==> flow/design.v <==
`timescale 10ns / 1ns
`timescale 10ns / 1ns
module riscv_cpu(
	input  rst,
	input  clk,
	output reg [31:0] PC,
	output Inst_Req_Valid,
	input Inst_Req_Ack,
	input  [31:0] Instruction,
	input Inst_Valid,
	output Inst_Ack,
	output [31:0] Address,
	output MemWrite,
	output [31:0] Write_data,
	output [3:0] Write_strb,
	output MemRead,
	input Mem_Req_Ack,
	input  [31:0] Read_data,
	input Read_data_Valid,
	output Read_data_Ack
);
reg [31:0] IR ;
reg [31:0] MDR;
reg [31:0] PC_reg;
reg [31:0] ALU_reg;
reg [31:0] RF_reg1;
reg [31:0] RF_reg2;
wire RegWrite_Valid;
wire MemRead_Valid ;
wire MemWrite_Valid;
wire [31:0] ALUResult;
wire        zero     ;
wire [31:0] PCset   ;
wire [31:0] PCadd4  ;
wire [31:0] PCoffset;
wire [31:0] signextend_out;
wire [31:0] zeroextend_out;
wire [31:0] shiftleft2_out;
wire [31:0]sext;
wire [31:0]sext_b;
wire [31:0]sext_u;
wire [9:0]ALUOp;
wire [2:0]ALUSrcA;
wire [2:0]ALUSrcB;
wire [3:0]RegSrc;
wire [1:0]Branch;
wire      Reg_Write;   
wire      RegWrite;
wire      BranchPerf;
wire [7:0]MemSrc;
wire      DataRead; 
wire      PCWrite;
wire      IRWrite;
wire      PCSrc;
wire [4 :0] RF_waddr ;
wire [4 :0] RF_raddr1;
wire [4 :0] RF_raddr2;
wire        RF_wen   ;
wire [31:0] RF_wdata ;
wire [31:0] RF_rdata1;
wire [31:0] RF_rdata2;
wire [31:0] ALU_data1;
wire [31:0] ALU_data2;
wire [31:0] MemOutput;
wire [31:0] RegOutput;
wire IR_wen;
assign IR_wen = ~DataRead & IRWrite;
always @(posedge clk) 
begin
    IR <= IR_wen ? Instruction : IR;
end
always @(posedge clk) 
begin
    MDR <= DataRead ? Read_data : MDR;
end
always @(posedge clk) 
begin
    ALU_reg <= ALUResult;
end
always @(posedge clk) 
begin
    RF_reg1 <= RF_rdata1;
end
always @(posedge clk) 
begin
    RF_reg2 <= RF_rdata2;
end
always @(posedge clk) 
begin
    if(rst)
        PC_reg <= PC_reg;
    else
        PC_reg <= PC;
end
always@(posedge clk) 
begin
    if(rst)
         PC <= 32'd0;
    else                  
        PC <= (PCWrite | BranchPerf) ? PCset : PC;           
end
assign BranchPerf = (Branch[0] & zero) | (Branch[1] &~zero);
assign PCset = PCSrc ? ALUResult : ALU_reg; 
control Control(
    clk,
    rst,
    Inst_Req_Ack,
    IR,
    Inst_Valid,
    Mem_Req_Ack,
    Read_data_Valid,
    sext,
    sext_b,
    sext_u,    
    ALUOp,
    ALUSrcA,
    ALUSrcB,
    RegSrc,
    Branch,
    RegWrite,   
    MemSrc,
    Inst_Req_Valid,  
    Inst_Ack,
    MemRead,
    MemWrite, 
    Read_data_Ack,
    DataRead, 
    PCWrite,
    IRWrite,
    PCSrc
);
assign RF_waddr  = IR[11: 7];
assign RF_raddr1 = IR[19:15];
assign RF_raddr2 = IR[24:20];
assign RF_wen    = RegWrite ;
reg_file Reg_file(
    clk,
    rst,
    RF_waddr,
    RF_raddr1,
    RF_raddr2,
    RF_wen,
    RF_wdata,
    RF_rdata1,
    RF_rdata2
);
assign ALU_data1  = (ALUSrcA == 2'b01) ? PC      :
                    (ALUSrcA == 2'b10) ? PC-4    :
                                         RF_reg1 ; 
assign ALU_data2  = (ALUSrcB == 2'b01) ? sext     : 
                    (ALUSrcB == 2'b10) ? sext_b   :
                    (ALUSrcB == 2'b11) ? 32'd4    :
                                         RF_reg2;
alu ALU(
    ALU_data1,
    ALU_data2,
    ALUOp,
    zero,
    ALUResult
);
mem_operation MemOperation(
    MemSrc,
    MDR,
    RF_reg2,
    ALU_reg[1:0],
    MemOutput,
    RegOutput,
    Write_strb
);
assign Address    = {ALU_reg[31:2], 2'b00};
assign Write_data = RegOutput;
assign RF_wdata = RegSrc[0] ? MemOutput:
                  RegSrc[1] ? sext_u:
                  RegSrc[2] ? PC_reg:
                  RegSrc[3] ? ALU_reg:                 
                              ALU_reg;
endmodule
`timescale 10ns / 1ns
module control(
    input clk,
    input rst,
    input  Inst_Req_Ack,
    input  [31:0]inst,
    input  Inst_Valid,
    input  Mem_Req_Ack,
    input  Read_data_Valid,
    output [31:0]sext,
    output [31:0]sext_b,
    output [31:0]sext_u,        
    output [9:0]alu_op,
    output [2:0]alu_src_a,
    output [2:0]alu_src_b,
    output [3:0]reg_src,
    output [1:0]branch,
    output      reg_write,   
    output [7:0]mem_src,
    output Inst_Req_Valid,  
    output Inst_Ack,
    output MemRead,
    output MemWrite, 
    output Read_data_Ack,
    output data_read, 
    output pc_write,
    output ir_write,
    output pc_src
);
wire  [6:0]inst_6_0  ;
wire  [2:0]inst_14_12;
wire  [6:0]inst_31_25;
assign inst_6_0   = inst[6 : 0];
assign inst_14_12 = inst[14:12];
assign inst_31_25 = inst[31:25];
wire type_j;
wire type_r;
wire type_s;
wire type_b;
wire type_i;
wire type_u;
wire type_l;
wire type_ical ;
assign type_j = (inst_6_0==7'b1101111);
assign type_r = (inst_6_0==7'b0110011);
assign type_s = (inst_6_0==7'b0100011);
assign type_b = (inst_6_0==7'b1100011);
assign type_i =  type_l   | type_ical | inst_jalr;
assign type_u  =  inst_lui | inst_auipc;
assign type_ical = (inst_6_0==7'b0010011);
assign type_l    = (inst_6_0==7'b0000011);
wire inst_lui  ;
wire inst_auipc;
wire inst_jal  ;
wire inst_jalr ;
wire inst_beq  ;
wire inst_bne  ;
wire inst_blt  ;
wire inst_bge  ;
wire inst_bltu ;
wire inst_bgeu ;
wire inst_lb   ;
wire inst_lh   ;
wire inst_lw   ;
wire inst_lbu  ;
wire inst_lhu  ;
wire inst_sb   ;
wire inst_sh   ;
wire inst_sw   ;
wire inst_addi ;
wire inst_slti ;
wire inst_sltiu;
wire inst_xori ;
wire inst_ori  ;
wire inst_andi ;
wire inst_slli ;
wire inst_srli ;
wire inst_srai ;
wire inst_add  ;
wire inst_sub  ;
wire inst_sll  ;
wire inst_slt  ;
wire inst_sltu ;
wire inst_xor  ;
wire inst_srl  ;
wire inst_sra  ;
wire inst_or   ;
wire inst_and  ;
assign inst_lui   = (inst_6_0==7'b0110111  );
assign inst_auipc = (inst_6_0==7'b0010111);
assign inst_jal   = (type_j);
assign inst_jalr  = (inst_6_0==7'b1100111 & inst_14_12==3'b000 );
assign inst_beq   = (type_b & inst_14_12==3'b000  );
assign inst_bne   = (type_b & inst_14_12==3'b001  );
assign inst_blt   = (type_b & inst_14_12==3'b100  );
assign inst_bge   = (type_b & inst_14_12==3'b101  );
assign inst_bltu  = (type_b & inst_14_12==3'b110 );
assign inst_bgeu  = (type_b & inst_14_12==3'b111 );
assign inst_lb    = (type_l & inst_14_12==3'b000   );
assign inst_lh    = (type_l & inst_14_12==3'b001   );
assign inst_lw    = (type_l & inst_14_12==3'b010   );
assign inst_lbu   = (type_l & inst_14_12==3'b100  );
assign inst_lhu   = (type_l & inst_14_12==3'b101  );
assign inst_sb    = (type_s & inst_14_12==3'b000   );
assign inst_sh    = (type_s & inst_14_12==3'b001   );
assign inst_sw    = (type_s & inst_14_12==3'b010   );
assign inst_addi  = (type_ical & inst_14_12==3'b000 );
assign inst_slti  = (type_ical & inst_14_12==3'b010 );
assign inst_sltiu = (type_ical & inst_14_12==3'b011);
assign inst_xori  = (type_ical & inst_14_12==3'b100 );
assign inst_ori   = (type_ical & inst_14_12==3'b110  );
assign inst_andi  = (type_ical & inst_14_12==3'b111 );
assign inst_slli  = (type_ical & inst_14_12==3'b001 & inst_31_25==7'b0000000);
assign inst_srli  = (type_ical & inst_14_12==3'b101 & inst_31_25==7'b0000000);
assign inst_srai  = (type_ical & inst_14_12==3'b101 & inst_31_25==7'b0100000);
assign inst_add   = (type_r & inst_14_12==3'b000  & inst_31_25==7'b0000000);
assign inst_sub   = (type_r & inst_14_12==3'b000  & inst_31_25==7'b0100000);
assign inst_sll   = (type_r & inst_14_12==3'b001  & inst_31_25==7'b0000000);
assign inst_slt   = (type_r & inst_14_12==3'b010  & inst_31_25==7'b0000000);
assign inst_sltu  = (type_r & inst_14_12==3'b011 & inst_31_25==7'b0000000);
assign inst_xor   = (type_r & inst_14_12==3'b100  & inst_31_25==7'b0000000);
assign inst_srl   = (type_r & inst_14_12==3'b101  & inst_31_25==7'b0000000);
assign inst_sra   = (type_r & inst_14_12==3'b101  & inst_31_25==7'b0100000);
assign inst_or    = (type_r & inst_14_12==3'b110   & inst_31_25==7'b0000000);
assign inst_and   = (type_r & inst_14_12==3'b111  & inst_31_25==7'b0000000);
wire [9:0]alu_op_tmp     ;
wire [2:0]alu_src_a_tmp  ;
wire [2:0]alu_src_b_tmp  ;
wire [3:0]reg_src_tmp    ;
wire [1:0]branch_tmp     ;
wire      reg_write_tmp  ;    
wire [7:0]mem_src_tmp    ;
assign alu_op_tmp[0] = type_l     | type_s    | inst_jalr  |
                       inst_addi  | inst_add  | inst_jal   |
                       inst_auipc ;
assign alu_op_tmp[1] = inst_beq   | inst_bne  | inst_sub   ;
assign alu_op_tmp[2] = inst_blt   | inst_bge  | inst_slti  |
                       inst_slt   ;
assign alu_op_tmp[3] = inst_bltu  | inst_bgeu | inst_sltiu |
                       inst_sltu  ;
assign alu_op_tmp[4] = inst_andi  | inst_and  ;
assign alu_op_tmp[5] = inst_or    | inst_ori  ;
assign alu_op_tmp[6] = inst_xor   | inst_xori ;
assign alu_op_tmp[7] = inst_sll   | inst_slli ;
assign alu_op_tmp[8] = inst_srl   | inst_srli ;
assign alu_op_tmp[9] = inst_sra   | inst_srai ; 
assign alu_src_a_tmp = (inst_auipc | type_j) ? 2'b10: 2'b00;   
assign alu_src_b_tmp = (type_i | type_s | type_j | inst_auipc) ? 2'b01: 2'b00; 
assign branch_tmp[0] = inst_beq   | inst_bge  | inst_bgeu ;
assign branch_tmp[1] = inst_bne   | inst_blt  | inst_bltu ;
assign mem_src_tmp[0] = inst_lw   ;
assign mem_src_tmp[1] = inst_lb   ;
assign mem_src_tmp[2] = inst_lbu  ;
assign mem_src_tmp[3] = inst_lh   ;
assign mem_src_tmp[4] = inst_lhu  ;
assign mem_src_tmp[5] = inst_sw   ;
assign mem_src_tmp[6] = inst_sb   ;
assign mem_src_tmp[7] = inst_sh   ;
assign reg_write_tmp  = type_u | type_r | type_j | type_ical | inst_jalr | type_l;
assign reg_src_tmp[0] = type_l   ;
assign reg_src_tmp[1] = inst_lui ;
assign reg_src_tmp[2] = inst_jalr| type_j;
assign reg_src_tmp[3] = 1'b0;
wire [31:0]imm_i;
wire [31:0]imm_s;
wire [31:0]imm_b;
wire [31:0]imm_u;
wire [31:0]imm_j;
assign imm_i  = {{21{inst[31]}}, inst[30:20]};
assign imm_s  = {{21{inst[31]}}, inst[30:25], inst[11:7]};
assign imm_b  = {{20{inst[31]}}, inst[7], inst[30:25], inst[11:8], 1'b0};
assign imm_u  = {inst[31:12], 12'b0};
assign imm_j  = {{12{inst[31]}}, inst[19:12], inst[20], inst[30:21], 1'b0};
assign sext = ({32{type_i}} & {imm_i})
            | ({32{type_s}} & {imm_s})
            | ({32{type_b}} & {imm_b})
            | ({32{type_u}} & {imm_u})
            | ({32{type_j}} & {imm_j});
assign sext_b = imm_b;
assign sext_u = imm_u;
reg [3:0]current_state;
wire [3:0]next_state;
wire [ 3:0] IF_next;
wire [ 3:0] IW_next;
wire [ 3:0] ID_next;
wire [ 3:0] EX_next;  
wire [ 3:0] LD_next;
wire [ 3:0] RW_next;
wire [ 3:0] ST_next;
wire [ 3:0] WB_next;
assign IF_next    = (Inst_Req_Ack) ? 4'b0001: 4'b0000; 
assign IW_next    = (Inst_Valid)   ? 4'b0010: 4'b0001;  
assign ID_next    = 4'b0011;
assign EX_next    = (type_l) ? 4'b0110:
                    (type_s) ? 4'b0101:
                    (type_b) ? 4'b0000:
                               4'b0100;                                             
assign LD_next    = (Mem_Req_Ack)     ? 4'b0111: 4'b0110 ;
assign RW_next    = (Read_data_Valid) ? 4'b0100 : 4'b0111;
assign ST_next    = (Mem_Req_Ack)     ? 4'b0000 : 4'b0101 ;
assign WB_next    = 4'b0000;
assign next_state = (current_state == 4'b0000)  ? IF_next :
                    (current_state == 4'b0001)  ? IW_next :
                    (current_state == 4'b0010)  ? ID_next :
                    (current_state == 4'b0011)  ? EX_next :
                    (current_state == 4'b0110)  ? LD_next :
                    (current_state == 4'b0111) ? RW_next :
                    (current_state == 4'b0101)  ? ST_next :
                    (current_state == 4'b0100)  ? WB_next :
                                            4'b0000;
always@(posedge clk) begin     
    current_state <= (rst) ? 4'b1000 : next_state;
end
assign Inst_Req_Valid = (current_state == 4'b0000);    
assign Inst_Ack       = (current_state == 4'b0001 || current_state == 4'b1000);  
assign MemRead        = (current_state == 4'b0110);
assign MemWrite       = (current_state == 4'b0101);      
assign Read_data_Ack  = (current_state == 4'b0111);
assign alu_op    = (current_state == 4'b0000 || current_state == 4'b0010) ? 10'b0000000001:   
                   alu_op_tmp   ;
assign alu_src_a = (current_state == 4'b0000) ? 2'b01:
                   (current_state == 4'b0010) ? 2'b10:  
                   alu_src_a_tmp; 
assign alu_src_b = (current_state == 4'b0000) ? 2'b11:
                   (current_state == 4'b0010) ? 2'b10:
                   alu_src_b_tmp;
assign reg_src   = (current_state == 4'b0100) ? reg_src_tmp : 3'b0001;
assign branch    = (current_state == 4'b0000 || current_state == 4'b0001 || current_state == 4'b0010 || current_state == 4'b1000) ? 2'b0 : branch_tmp ;
assign mem_src   = (current_state == 4'b0000 || current_state == 4'b0001 || current_state == 4'b0010 || current_state == 4'b1000) ? 8'b0 : mem_src_tmp;
assign reg_write = (current_state == 4'b0100) ? reg_write_tmp : 1'b0;
assign data_read = (current_state == 4'b0111 && Read_data_Ack && Read_data_Valid);  
assign pc_write  = (current_state == 4'b0000 && Inst_Req_Ack  && Inst_Req_Valid || current_state == 4'b0011 && (type_j || inst_jalr));
assign ir_write  = (current_state == 4'b0001 && Inst_Valid && Inst_Ack);     
assign pc_src    = (current_state == 4'b0000 || current_state == 4'b0011 && (type_j || inst_jalr));
endmodule
`timescale 10ns / 1ns
module alu(
    input [32 - 1:0] A,
    input [32 - 1:0] B,
    input [9:0] alu_op,
    output Zero,
    output [32 - 1:0] Result
);
wire alu_add ;    
wire alu_sub ;    
wire alu_slt ;    
wire alu_sltu;    
wire alu_and ;    
wire alu_or  ;    
wire alu_xor ;    
wire alu_sll ;    
wire alu_srl ;    
wire alu_sra ;    
assign alu_add  = alu_op[0];
assign alu_sub  = alu_op[1];
assign alu_slt  = alu_op[2];
assign alu_sltu = alu_op[3];
assign alu_and  = alu_op[4];
assign alu_or   = alu_op[5];
assign alu_xor  = alu_op[6];
assign alu_sll  = alu_op[7];
assign alu_srl  = alu_op[8];
assign alu_sra  = alu_op[9];
wire [31:0] add_sub_result; 
wire [31:0] slt_result; 
wire [31:0] sltu_result;
wire [31:0] and_result;
wire [31:0] or_result;
wire [31:0] xor_result;
wire [31:0] sll_result; 
wire [31:0] srl_result; 
wire [31:0] sra_result; 
wire [31:0] adder_a     ;
wire [31:0] adder_b     ;
wire [33:0] adder_result;
wire        adder_cin   ;
assign adder_a      = A;
assign adder_b      = (alu_sub | alu_slt) ? ~B : B;
assign adder_cin    = (alu_sub | alu_slt);
assign adder_result = {adder_a,adder_cin} + {adder_b,adder_cin};
assign add_sub_result = adder_result[32:1];
assign slt_result[31:1] = 31'b0;
assign slt_result[0]    = (A[31]  & ~B[31])
                        | ((A[31] ~^ B[31]) & adder_result[32]);
assign sltu_result[31:1] = 31'b0;
assign sltu_result[0]    = (A < B);                        
assign and_result = A & B;
assign or_result  = A | B;
assign xor_result = A ^ B;
assign sll_result = A << B[4:0];
assign sra_result = {{31{A[31]}}, 1'b0} << ~(B[4:0]) | A >> B[4:0];
assign srl_result = A >> B[4:0];
assign Zero     = ({Result} == 32'b0);
assign Result     = ({32{alu_add | alu_sub}} & add_sub_result)
                  | ({32{alu_slt          }} & slt_result    )
                  | ({32{alu_sltu         }} & sltu_result   )
                  | ({32{alu_and          }} & and_result    )
                  | ({32{alu_or           }} & or_result     )
                  | ({32{alu_xor          }} & xor_result    )
                  | ({32{alu_sll          }} & sll_result    )
                  | ({32{alu_sra          }} & sra_result    )
                  | ({32{alu_srl          }} & srl_result    );                                    
endmodule
`timescale 10ns / 1ns
module mem_operation(
    input  [7 :0]control_code,
    input  [31:0]mem_input,
    input  [31:0]reg_input,
    input  [1 :0]ea,    
    output [31:0]mem_output,
    output [31:0]reg_output,
    output [3 :0]write_strb
);
wire [31:0] lw_result ;
wire [31:0] lb_result ;
wire [31:0] lbu_result;
wire [31:0] lh_result ;
wire [31:0] lhu_result;
assign lw_result  = mem_input;
assign lb_result  = ({32{ea==2'b00}} & {{24{mem_input[ 7]}},mem_input[7 : 0]})
                  | ({32{ea==2'b01}} & {{24{mem_input[15]}},mem_input[15: 8]})
                  | ({32{ea==2'b10}} & {{24{mem_input[23]}},mem_input[23:16]})
                  | ({32{ea==2'b11}} & {{24{mem_input[31]}},mem_input[31:24]});
assign lbu_result = ({32{ea==2'b00}} & {{24'd0},mem_input[7 : 0]})
                  | ({32{ea==2'b01}} & {{24'd0},mem_input[15: 8]})
                  | ({32{ea==2'b10}} & {{24'd0},mem_input[23:16]})
                  | ({32{ea==2'b11}} & {{24'd0},mem_input[31:24]});
assign lh_result  = ({32{ea[1]==1'b0}} & {{16{mem_input[15]}},mem_input[15: 0]})               
                  | ({32{ea[1]==1'b1}} & {{16{mem_input[31]}},mem_input[31:16]});
assign lhu_result = ({32{ea[1]==1'b0}} & {{16'd0},mem_input[15: 0]})
                  | ({32{ea[1]==1'b1}} & {{16'd0},mem_input[31:16]});
assign mem_output = ({32{control_code[0]}} & lw_result )
                  | ({32{control_code[1]}} & lb_result )
                  | ({32{control_code[2]}} & lbu_result)
                  | ({32{control_code[3]}} & lh_result )
                  | ({32{control_code[4]}} & lhu_result); 
wire [3:0] sw_strb ;
wire [3:0] sb_strb ;
wire [3:0] sh_strb ;
assign sw_strb  = 4'b1111;
assign sb_strb  = ({4{ea==2'b00}} & 4'b0001)
                | ({4{ea==2'b01}} & 4'b0010)
                | ({4{ea==2'b10}} & 4'b0100)
                | ({4{ea==2'b11}} & 4'b1000);
assign sh_strb  = ({4{ea[1]==1'b0}} & 4'b0011)
                | ({4{ea[1]==1'b1}} & 4'b1100);
assign write_strb = ({4{control_code[5]}} & sw_strb )
                  | ({4{control_code[6]}} & sb_strb )
                  | ({4{control_code[7]}} & sh_strb );
wire [31:0] sw_result ;
wire [31:0] sb_result ;
wire [31:0] sh_result ;
assign sw_result  = reg_input;
assign sb_result  = ({32{ea[1:0]==2'b00}} & {24'd0,reg_input[ 7: 0]      })
                  | ({32{ea[1:0]==2'b01}} & {16'd0,reg_input[ 7: 0], 8'd0})
                  | ({32{ea[1:0]==2'b10}} & { 8'd0,reg_input[ 7: 0],16'd0})
                  | ({32{ea[1:0]==2'b11}} & {      reg_input[ 7: 0],24'd0});
assign sh_result  = ({32{ea[1]==1'b0 }} & {16'd0,reg_input[15: 0]})
                  | ({32{ea[1]==1'b1 }} & {reg_input[15: 0],16'd0});
assign reg_output = ({32{control_code[5]}} & sw_result )
                  | ({32{control_code[6]}} & sb_result )
                  | ({32{control_code[7]}} & sh_result );
endmodule
`timescale 10 ns / 1 ns
module reg_file(
	input clk,
	input rst,
	input [5 - 1:0] waddr,
	input [5 - 1:0] raddr1,
	input [5 - 1:0] raddr2,
	input wen,
	input [32 - 1:0] wdata,
	output [32 - 1:0] rdata1,
	output [32 - 1:0] rdata2
);
	reg [32-1:0] rf[32 - 1:0];
	assign rdata1=rf[raddr1];
	assign rdata2=rf[raddr2];
	always@(posedge clk)
	begin
	  	if(rst)
	  	begin
	  		rf[0]<=0;
			rf[1]<=0;
	  		rf[2]<=0;
			rf[3]<=0;
	  		rf[4]<=0;
			rf[5]<=0;
	  		rf[6]<=0;
			rf[7]<=0;
	  		rf[8]<=0;
			rf[9]<=0;
	  		rf[10]<=0;
			rf[11]<=0;
	  		rf[12]<=0;
			rf[13]<=0;
	  		rf[14]<=0;
			rf[15]<=0;
	  		rf[16]<=0;
			rf[17]<=0;
	  		rf[18]<=0;
			rf[19]<=0;
	  		rf[20]<=0;
			rf[21]<=0;
	  		rf[22]<=0;
			rf[23]<=0;
	  		rf[24]<=0;
			rf[25]<=0;
	  		rf[26]<=0;
			rf[27]<=0;
	  		rf[28]<=0;
			rf[29]<=0;
	  		rf[30]<=0;
			rf[31]<=0;															
		end
		else 
		begin
			if(wen==1&&waddr!=0)
			begin
				rf[waddr]<=wdata;
			end
		end
	end
endmodule
--- tool output ---
Reports on riscv_cpu:

Each step is given for the RTL above and for the edited RTL.
"original" refers to lines of the RTL above, "edited" to lines of the edited file.
"change": "edited" minus "original" as printed here.
Cell names lack the library's common part.
Not given: --

* top: riscv_cpu
* clock port: clk
* cell library: sky130hd
* library corner: tt_025C_1v80

Edit of the RTL:

The edit as a unified diff against the file above.
The edited RTL no longer does the same as the RTL above: the edit was made by script, with no optimisation intended.

```diff
@@ -593,5 +593,4 @@
 		else 
 		begin
-			if(wen==1&&waddr!=0)
 			begin
 				rf[waddr]<=wdata;
```

Elaborated design:

Yosys after proc, flatten, opt, wreduce and memory -nomap, before mapping. Enables and synchronous resets that opt folds into registers are not counted as muxes. Memory bits, and registers merged into a memory's read port (data or address), are not among the register bits. Print and check cells are not counted.
Memory sizes are those after Yosys's memory passes, which may raise the word count (mostly to a power of two), join words into wider ones and drop unused or constant bits.

Operators by class
* add/sub/neg operators: original 2, edited 2, change 0
* $mul: original 0, edited 0, change 0
* divide/modulo/power cells: original 0, edited 0, change 0
* magnitude comparators: original 1, edited 1, change 0
* equality and inequality tests: original 33, edited 33, change 0
* shifts and indexed selects: original 3, edited 3, change 0
* muxes and demuxes: original 43, edited 39, change -4
* bitwise operators: original 180, edited 175, change -5
* reductions and logical operators: original 21, edited 19, change -2

Operators by type and width
* bitwise OR 1 bit: original 42, edited 37, change -5
* 2-to-1 mux 1 bit: original 7, edited 5, change -2
* 2-to-1 mux 32 bit: original 12, edited 11, change -1
* logical AND 1 bit: original 7, edited 6, change -1
* 2-to-1 mux 5 bit: original 2, edited 1, change -1
* nonzero test 5 bit: original 1, edited 0, change -1
* bitwise AND 1 bit: original 49, edited 49, change 0
* bitwise OR 32 bit: original 32, edited 32, change 0
* bitwise AND 32 bit: original 29, edited 29, change 0
* 2-to-1 mux 4 bit: original 9, edited 9, change 0
* logical OR 1 bit: original 8, edited 8, change 0
* 2-to-1 mux 2 bit: original 6, edited 6, change 0
* bitwise AND 32 x 8 -> 32 bit: original 5, edited 5, change 0
* equality test 3 x 2 -> 1 bit (second input constant): original 5, edited 5, change 0
* 2-to-1 mux 3 bit: original 5, edited 5, change 0
* bitwise AND 32 x 16 -> 32 bit: original 4, edited 4, change 0
* equality test 3 bit (second input constant): original 4, edited 4, change 0
* equality test 4 x 3 -> 1 bit (second input constant): original 4, edited 4, change 0
* equality test 7 x 6 -> 1 bit (second input constant): original 4, edited 4, change 0
* NOT 1 bit: original 4, edited 4, change 0
* equality test 3 x 1 -> 1 bit (second input constant): original 3, edited 3, change 0
* equality test 7 bit (second input constant): original 3, edited 3, change 0
* bitwise OR 4 bit: original 3, edited 3, change 0
* bitwise AND 32 x 1 -> 32 bit: original 2, edited 2, change 0
* bitwise AND 4 bit: original 2, edited 2, change 0
* equality test 2 bit (second input constant): original 2, edited 2, change 0
* equality test 4 x 2 -> 1 bit (second input constant): original 2, edited 2, change 0
* equality test 7 x 5 -> 1 bit (second input constant): original 2, edited 2, change 0

The list need not be complete.

Storage and ports
* register bits after elaboration: original 164, edited 164, change 0
* latch bits: original 0, edited 0, change 0
* RAM bits: original 1024, edited 1024, change 0
* ROM bits: original 0, edited 0, change 0
* memory cells: original 1, edited 1, change 0
* bits of input ports: original 70, edited 70, change 0
* output and inout bits: original 105, edited 105, change 0
* cells after elaboration: original 290, edited 279, change -11

Longest topological paths:

Depth = most cells in a row (Yosys ltp): at word level without a register or memory, in the mapped netlist without a sequential cell, where the memories' decode and read muxes count.

Logic depth
* depth after elaboration: original 32, edited 32, change 0
* ABC_AREA: original 0, edited 0
* gate-level depth with buffers: original 33, edited 35, change +2
* mapped depth without buffers: original 26, edited 27, change +1

Mapped cells and area:

The flow's flattened synthesis, as Yosys stat reports it; memories are mapped. The netlist is that of the ABC_AREA named above (0 if unset); the other value can give another one.

Mapped netlist
* cell count: original 5784, edited 5765, change -19
* cell area after synthesis (mm²): original 0.0721555, edited 0.0718351, change -0.0003204
* sequential area (mm²): original 0.0363749, edited 0.0363749, change 0.0000000
* flip-flop cells: original 1257, edited 1257, change 0

Cells by type
* nor4_1: original 74, edited 43, change -31
* a21oi_1: original 188, edited 214, change +26
* nand4_1: original 61, edited 39, change -22
* a21o_1: original 44, edited 66, change +22
* o31ai_2: original 22, edited 0, change -22
* inv_1: original 135, edited 116, change -19
* buf_2: original 44, edited 25, change -19
* a31o_1: original 0, edited 19, change +19
* a221oi_1: original 5, edited 23, change +18
* nor3_1: original 82, edited 96, change +14
* nor2_1: original 1205, edited 1216, change +11
* xnor2_1: original 37, edited 48, change +11
* o31ai_1: original 20, edited 9, change -11
* a22oi_1: original 12, edited 23, change +11
* buf_1: original 80, edited 90, change +10
* and3_1: original 30, edited 20, change -10
* nand2b_1: original 15, edited 25, change +10
* mux2i_1: original 91, edited 82, change -9

The list need not be complete.
The figures by module come from a second, unflattened synthesis with its own total; it is not the netlist above.

Second synthesis, totals
* cells (unflattened synthesis): original 7057, edited 7096, change +39
* area (unflattened synthesis) (mm²): original 0.076626, edited 0.0774743, change +0.0008483

Each row is one instance without its submodules.

Modules, original
* reg_file: times used 1, cells 4614, area 0.0560788 mm², seq. area 0.0307495 mm²
* riscv_cpu: times used 1, cells 855, area 0.0091137 mm², seq. area 0.0054452 mm²
* alu: times used 1, cells 1185, area 0.0086333 mm², seq. area 0 mm²
* control: times used 1, cells 245, area 0.0017554 mm², seq. area 0.0001802 mm²
* mem_operation: times used 1, cells 158, area 0.0010448 mm², seq. area 0 mm²

Modules, edited
* reg_file: times used 1, cells 4653, area 0.0569271 mm², seq. area 0.0307495 mm²
* riscv_cpu: times used 1, cells 855, area 0.0091137 mm², seq. area 0.0054452 mm²
* alu: times used 1, cells 1185, area 0.0086333 mm², seq. area 0 mm²
* control: times used 1, cells 245, area 0.0017554 mm², seq. area 0.0001802 mm²
* mem_operation: times used 1, cells 158, area 0.0010448 mm², seq. area 0 mm²

Timing after synthesis:

OpenSTA on the mapped netlist: ideal clock, no wires. The path of least setup slack (recovery checks aside). Input and output delay are each 20% of the period. Register names are those of the netlist, which keeps one name where synthesis merged equal registers.

Path post-synthesis
* path kind: original reg2reg, edited reg2reg
* from: original register IR[12], edited register IR[4]
* to: original register PC[16], edited register PC[10]
* period (ns): original 8.5, edited 8.5, change 0.0
* library setup time (ns): original 0.141, edited 0.122, change -0.019
* time at the first pin (ns): original 0.000, edited 0.000, change 0.000
* arrival time (ns): original 6.828, edited 7.547, change +0.719
* required time (ns): original 8.359, edited 8.378, change +0.019
* slack (ns): original 1.532, edited 0.831, change -0.701
* delay of the path (ns): original 6.969, edited 7.669, change +0.700
* stages on the path: original 32, edited 34, change +2
* path buffers: original 7, edited 9, change +2
* synthesis period reached (ns): original 6.968, edited 7.669, change +0.701

"delay of the path" is the arrival time less input delay plus setup time.
"stages on the path": output pins that drive a net of the path, with the launching flip-flop's if there is one; two outputs of one cell count as two.
"synthesis period reached" is the clock period less the worst setup slack; recovery checks do not enter. This is arithmetic on one report: input and output delays are still those of the set period (20% each).

On the way, post-synthesis, original:
* cell sequence: edfxtp_1 -> buf_2 -> nor3_1 -> o211a_1 -> clkbuf_1 -> o21ai_0 -> a311oi_1 -> nor2_1 -> inv_1 -> buf_2 -> buf_1 -> clkbuf_1 -> buf_2 -> xnor2_1 -> ha_1 -> and2_1 -> and4_1 -> nand2_1 -> or2_2 -> mux2_2 -> o21ai_1 -> o22ai_1 -> o2111ai_1 -> a21oi_1 -> or4_4 -> or4bb_1 -> nor4_4 -> a221oi_2 -> or2_4 -> nor2_4 -> buf_6 -> o31ai_2
* elaborated cells between the ends (all ways): 136

Ends and longest elaborated chain, post-synthesis, original
* from (decl): RTL line 22 `reg [31:0] IR ;`
* from (assign): RTL line 70 `IR <= IR_wen ? Instruction : IR;`
* to (assign): RTL line 98 `PC <= 32'd0;`
* to (assign): RTL line 100 `PC <= (PCWrite | BranchPerf) ? PCset : PC;`
* to (decl): RTL line 6 `output reg [31:0] PC,`

original: No chain of elaborated cells between the ends is given.

On the way, post-synthesis, edited:
* cell sequence: edfxtp_1 -> buf_4 -> and3b_1 -> buf_4 -> nand4_1 -> buf_4 -> a21oi_1 -> or4_1 -> and2_1 -> clkbuf_1 -> buf_1 -> clkbuf_1 -> buf_1 -> xnor2_1 -> ha_1 -> clkbuf_1 -> a21oi_1 -> o21ai_1 -> a2111o_1 -> a2111oi_0 -> a211oi_1 -> o21ai_1 -> o21ai_0 -> xnor2_1 -> nor2_1 -> a2111o_1 -> a2111o_1 -> or4_1 -> nor3_2 -> a31oi_1 -> o21a_1 -> o21a_2 -> buf_4 -> o311a_1
* elaborated cells between the ends (all ways): 150

Ends and longest elaborated chain, post-synthesis, edited
* from (decl): RTL line 22 `reg [31:0] IR ;`
* from (assign): RTL line 70 `IR <= IR_wen ? Instruction : IR;`
* to (assign): RTL line 98 `PC <= 32'd0;`
* to (assign): RTL line 100 `PC <= (PCWrite | BranchPerf) ? PCset : PC;`
* to (decl): RTL line 6 `output reg [31:0] PC,`

edited: No chain of elaborated cells between the ends is given.

Timing after layout:

From the final timing report of each run of pair A: the path of least setup slack in the routed layout; clock arrival at registers is part of the times.

Path post-layout
* path kind: original reg2reg, edited reg2reg
* from: original register IR[3], edited register IR[4]
* to: original register PC[17], edited register PC[21]
* period (ns): original 8.5, edited 8.5, change 0.0
* library setup time (ns): original 0.08, edited 0.05, change -0.03
* time at the first pin (ns): original 0.81, edited 0.78, change -0.03
* arrival time (ns): original 8.52, edited 8.88, change +0.36
* required time (ns): original 9.22, edited 9.25, change +0.03
* slack (ns): original 0.70, edited 0.37, change -0.33
* stages on the path: original 26, edited 30, change +4
* path buffers: original 1, edited 3, change +2

Between the ends stands the longest chain of elaborated cells between them, by number of cells; it is not shown to be the way that was timed. Of several equally long chains one is given.
A line is the first line of the expression or statement that the cell stems from. Yosys adds cells for indexed reads and writes and turns some case tables into memories.

On the way, post-layout, original:
* cell sequence: edfxtp_1 -> nand4bb_1 -> nor2_1 -> a32oi_1 -> a311oi_1 -> a21oi_1 -> nor2_1 -> xnor2_1 -> ha_1 -> inv_1 -> nor2_1 -> a31oi_1 -> o21a_1 -> a21oi_1 -> nor2_1 -> xnor2_1 -> a2111oi_0 -> o21ai_0 -> a31oi_1 -> nand4_1 -> nor4_4 -> a221oi_2 -> nor2_2 -> buf_4 -> nand4_1 -> o31ai_2
* length of the longest elaborated chain: 32
* elaborated cells between the ends (all ways): 150

Ends and longest elaborated chain, post-layout, original
* from (decl): RTL line 22 `reg [31:0] IR ;`
* from (assign): RTL line 70 `IR <= IR_wen ? Instruction : IR;`
* equality test 7 x 2 -> 1 bit: RTL line 228 `assign type_l    = (inst_6_0==7'b0000011);`
* bitwise OR 1 bit x2: RTL line 225 `assign type_i =  type_l   | type_ical | inst_jalr;`
* bitwise OR 1 bit x3: RTL line 325 `assign alu_src_b_tmp = (type_i | type_s | type_j | inst_auipc) ? 2'b01: 2'b00;`
* 2-to-1 mux 1 bit: RTL line 325
* 2-to-1 mux 2 bit: RTL line 402 `(current_state == 4'b0010) ? 2'b10:`
* 2-to-1 mux 3 bit: RTL line 401 `assign alu_src_b = (current_state == 4'b0000) ? 2'b11:`
* equality test 3 x 2 -> 1 bit: RTL line 152 `(ALUSrcB == 2'b11) ? 32'd4    :`
* [8 not listed]
* bitwise AND 32 x 1 -> 32 bit: RTL line 472 `| ({32{alu_slt          }} & slt_result    )`
* bitwise OR 32 bit x8: RTL line 471 `assign Result     = ({32{alu_add | alu_sub}} & add_sub_result)`
* logical NOT 32 bit: RTL line 470 `assign Zero     = ({Result} == 32'b0);`
* NOT 1 bit: RTL line 102 `assign BranchPerf = (Branch[0] & zero) | (Branch[1] &~zero);`
* bitwise AND 1 bit: RTL line 102
* bitwise OR 1 bit: RTL line 102
* bitwise OR 1 bit: RTL line 100 `PC <= (PCWrite | BranchPerf) ? PCset : PC;`
* to (assign): RTL line 98 `PC <= 32'd0;`
* to (assign): RTL line 100
* to (decl): RTL line 6 `output reg [31:0] PC,`

On the way, post-layout, edited:
* cell sequence: edfxtp_1 -> and3b_1 -> nand4_1 -> nand4_1 -> buf_4 -> nor2_1 -> nor3_2 -> buf_4 -> a21oi_1 -> a21o_1 -> xnor2_1 -> ha_1 -> a21o_1 -> a21o_1 -> a21oi_1 -> nor2_1 -> a211oi_1 -> o21ai_0 -> a31oi_1 -> o221ai_1 -> a21oi_1 -> nand4_1 -> or4_1 -> nor3_2 -> a31oi_1 -> nor3b_2 -> o21ai_2 -> buf_12 -> a211oi_1 -> a31o_1
* length of the longest elaborated chain: 32
* elaborated cells between the ends (all ways): 150

Ends and longest elaborated chain, post-layout, edited
* from (decl): RTL line 22 `reg [31:0] IR ;`
* from (assign): RTL line 70 `IR <= IR_wen ? Instruction : IR;`
* equality test 7 x 2 -> 1 bit: RTL line 228 `assign type_l    = (inst_6_0==7'b0000011);`
* bitwise OR 1 bit x2: RTL line 225 `assign type_i =  type_l   | type_ical | inst_jalr;`
* bitwise OR 1 bit x3: RTL line 325 `assign alu_src_b_tmp = (type_i | type_s | type_j | inst_auipc) ? 2'b01: 2'b00;`
* 2-to-1 mux 1 bit: RTL line 325
* 2-to-1 mux 2 bit: RTL line 402 `(current_state == 4'b0010) ? 2'b10:`
* 2-to-1 mux 3 bit: RTL line 401 `assign alu_src_b = (current_state == 4'b0000) ? 2'b11:`
* equality test 3 x 2 -> 1 bit: RTL line 152 `(ALUSrcB == 2'b11) ? 32'd4    :`
* [8 not listed]
* bitwise AND 32 x 1 -> 32 bit: RTL line 472 `| ({32{alu_slt          }} & slt_result    )`
* bitwise OR 32 bit x8: RTL line 471 `assign Result     = ({32{alu_add | alu_sub}} & add_sub_result)`
* logical NOT 32 bit: RTL line 470 `assign Zero     = ({Result} == 32'b0);`
* NOT 1 bit: RTL line 102 `assign BranchPerf = (Branch[0] & zero) | (Branch[1] &~zero);`
* bitwise AND 1 bit: RTL line 102
* bitwise OR 1 bit: RTL line 102
* bitwise OR 1 bit: RTL line 100 `PC <= (PCWrite | BranchPerf) ? PCset : PC;`
* to (assign): RTL line 98 `PC <= 32'd0;`
* to (assign): RTL line 100
* to (decl): RTL line 6 `output reg [31:0] PC,`

Layout results:

Runs of the flow (Yosys, OpenROAD) on both versions; the two runs of a pair have the same settings. The constraints put input and output delay at 20% of the set period each and load the outputs with 0.01 pF.

Settings, pair A:
* period_ns: 8.5
* CAP_MARGIN: 20
* CORE_MARGIN: 2
* CORE_UTILIZATION: 40
* SLEW_MARGIN: 20

Measured results, pair A
* netlist area reported by Yosys (mm²): original 0.0721555, edited 0.0718351, change -0.0003204
* area inside the die boundary (mm²): original 0.183801, edited 0.182996, change -0.000805
* standard-cell area after routing (mm²): original 0.0817722, edited 0.0812442, change -0.0005280
* worst setup slack after layout (ns): original 0.702, edited 0.371, change -0.331
* final setup TNS (ns): original 0.000, edited 0.000, change 0.000
* final worst hold slack (ns): original 0.490, edited 0.495, change +0.005
* period reached (ns): original 7.798, edited 8.129, change +0.331

Settings, pair B:
* CELL_PAD_IN_SITES_GLOBAL_PLACEMENT: 1
* CORE_ASPECT_RATIO: 0.84
* CORE_UTILIZATION: 53
* CTS_CLUSTER_SIZE: 100
* PLACE_DENSITY: 0.49
* SETUP_SLACK_MARGIN: -0.26
* SLEW_MARGIN: 35
* TNS_END_PERCENT: 100
* period_ns: 12.0
* CAP_MARGIN: 20
* CORE_MARGIN: 2

Measured results, pair B
* netlist area reported by Yosys (mm²): original 0.0721555, edited 0.0718351, change -0.0003204
* area inside the die boundary (mm²): original 0.139121, edited 0.138511, change -0.000610
* standard-cell area after routing (mm²): original 0.0807274, edited 0.079998, change -0.0007294
* worst setup slack after layout (ns): original 2.445, edited 2.610, change +0.165
* final setup TNS (ns): original 0.000, edited 0.000, change 0.000
* final worst hold slack (ns): original 0.490, edited 0.493, change +0.003
* period reached (ns): original 9.555, edited 9.390, change -0.165

"period reached" means the clock period less the worst setup slack. The figure is calculated, with input and output delays left at 20% of the set period.
--- end ---
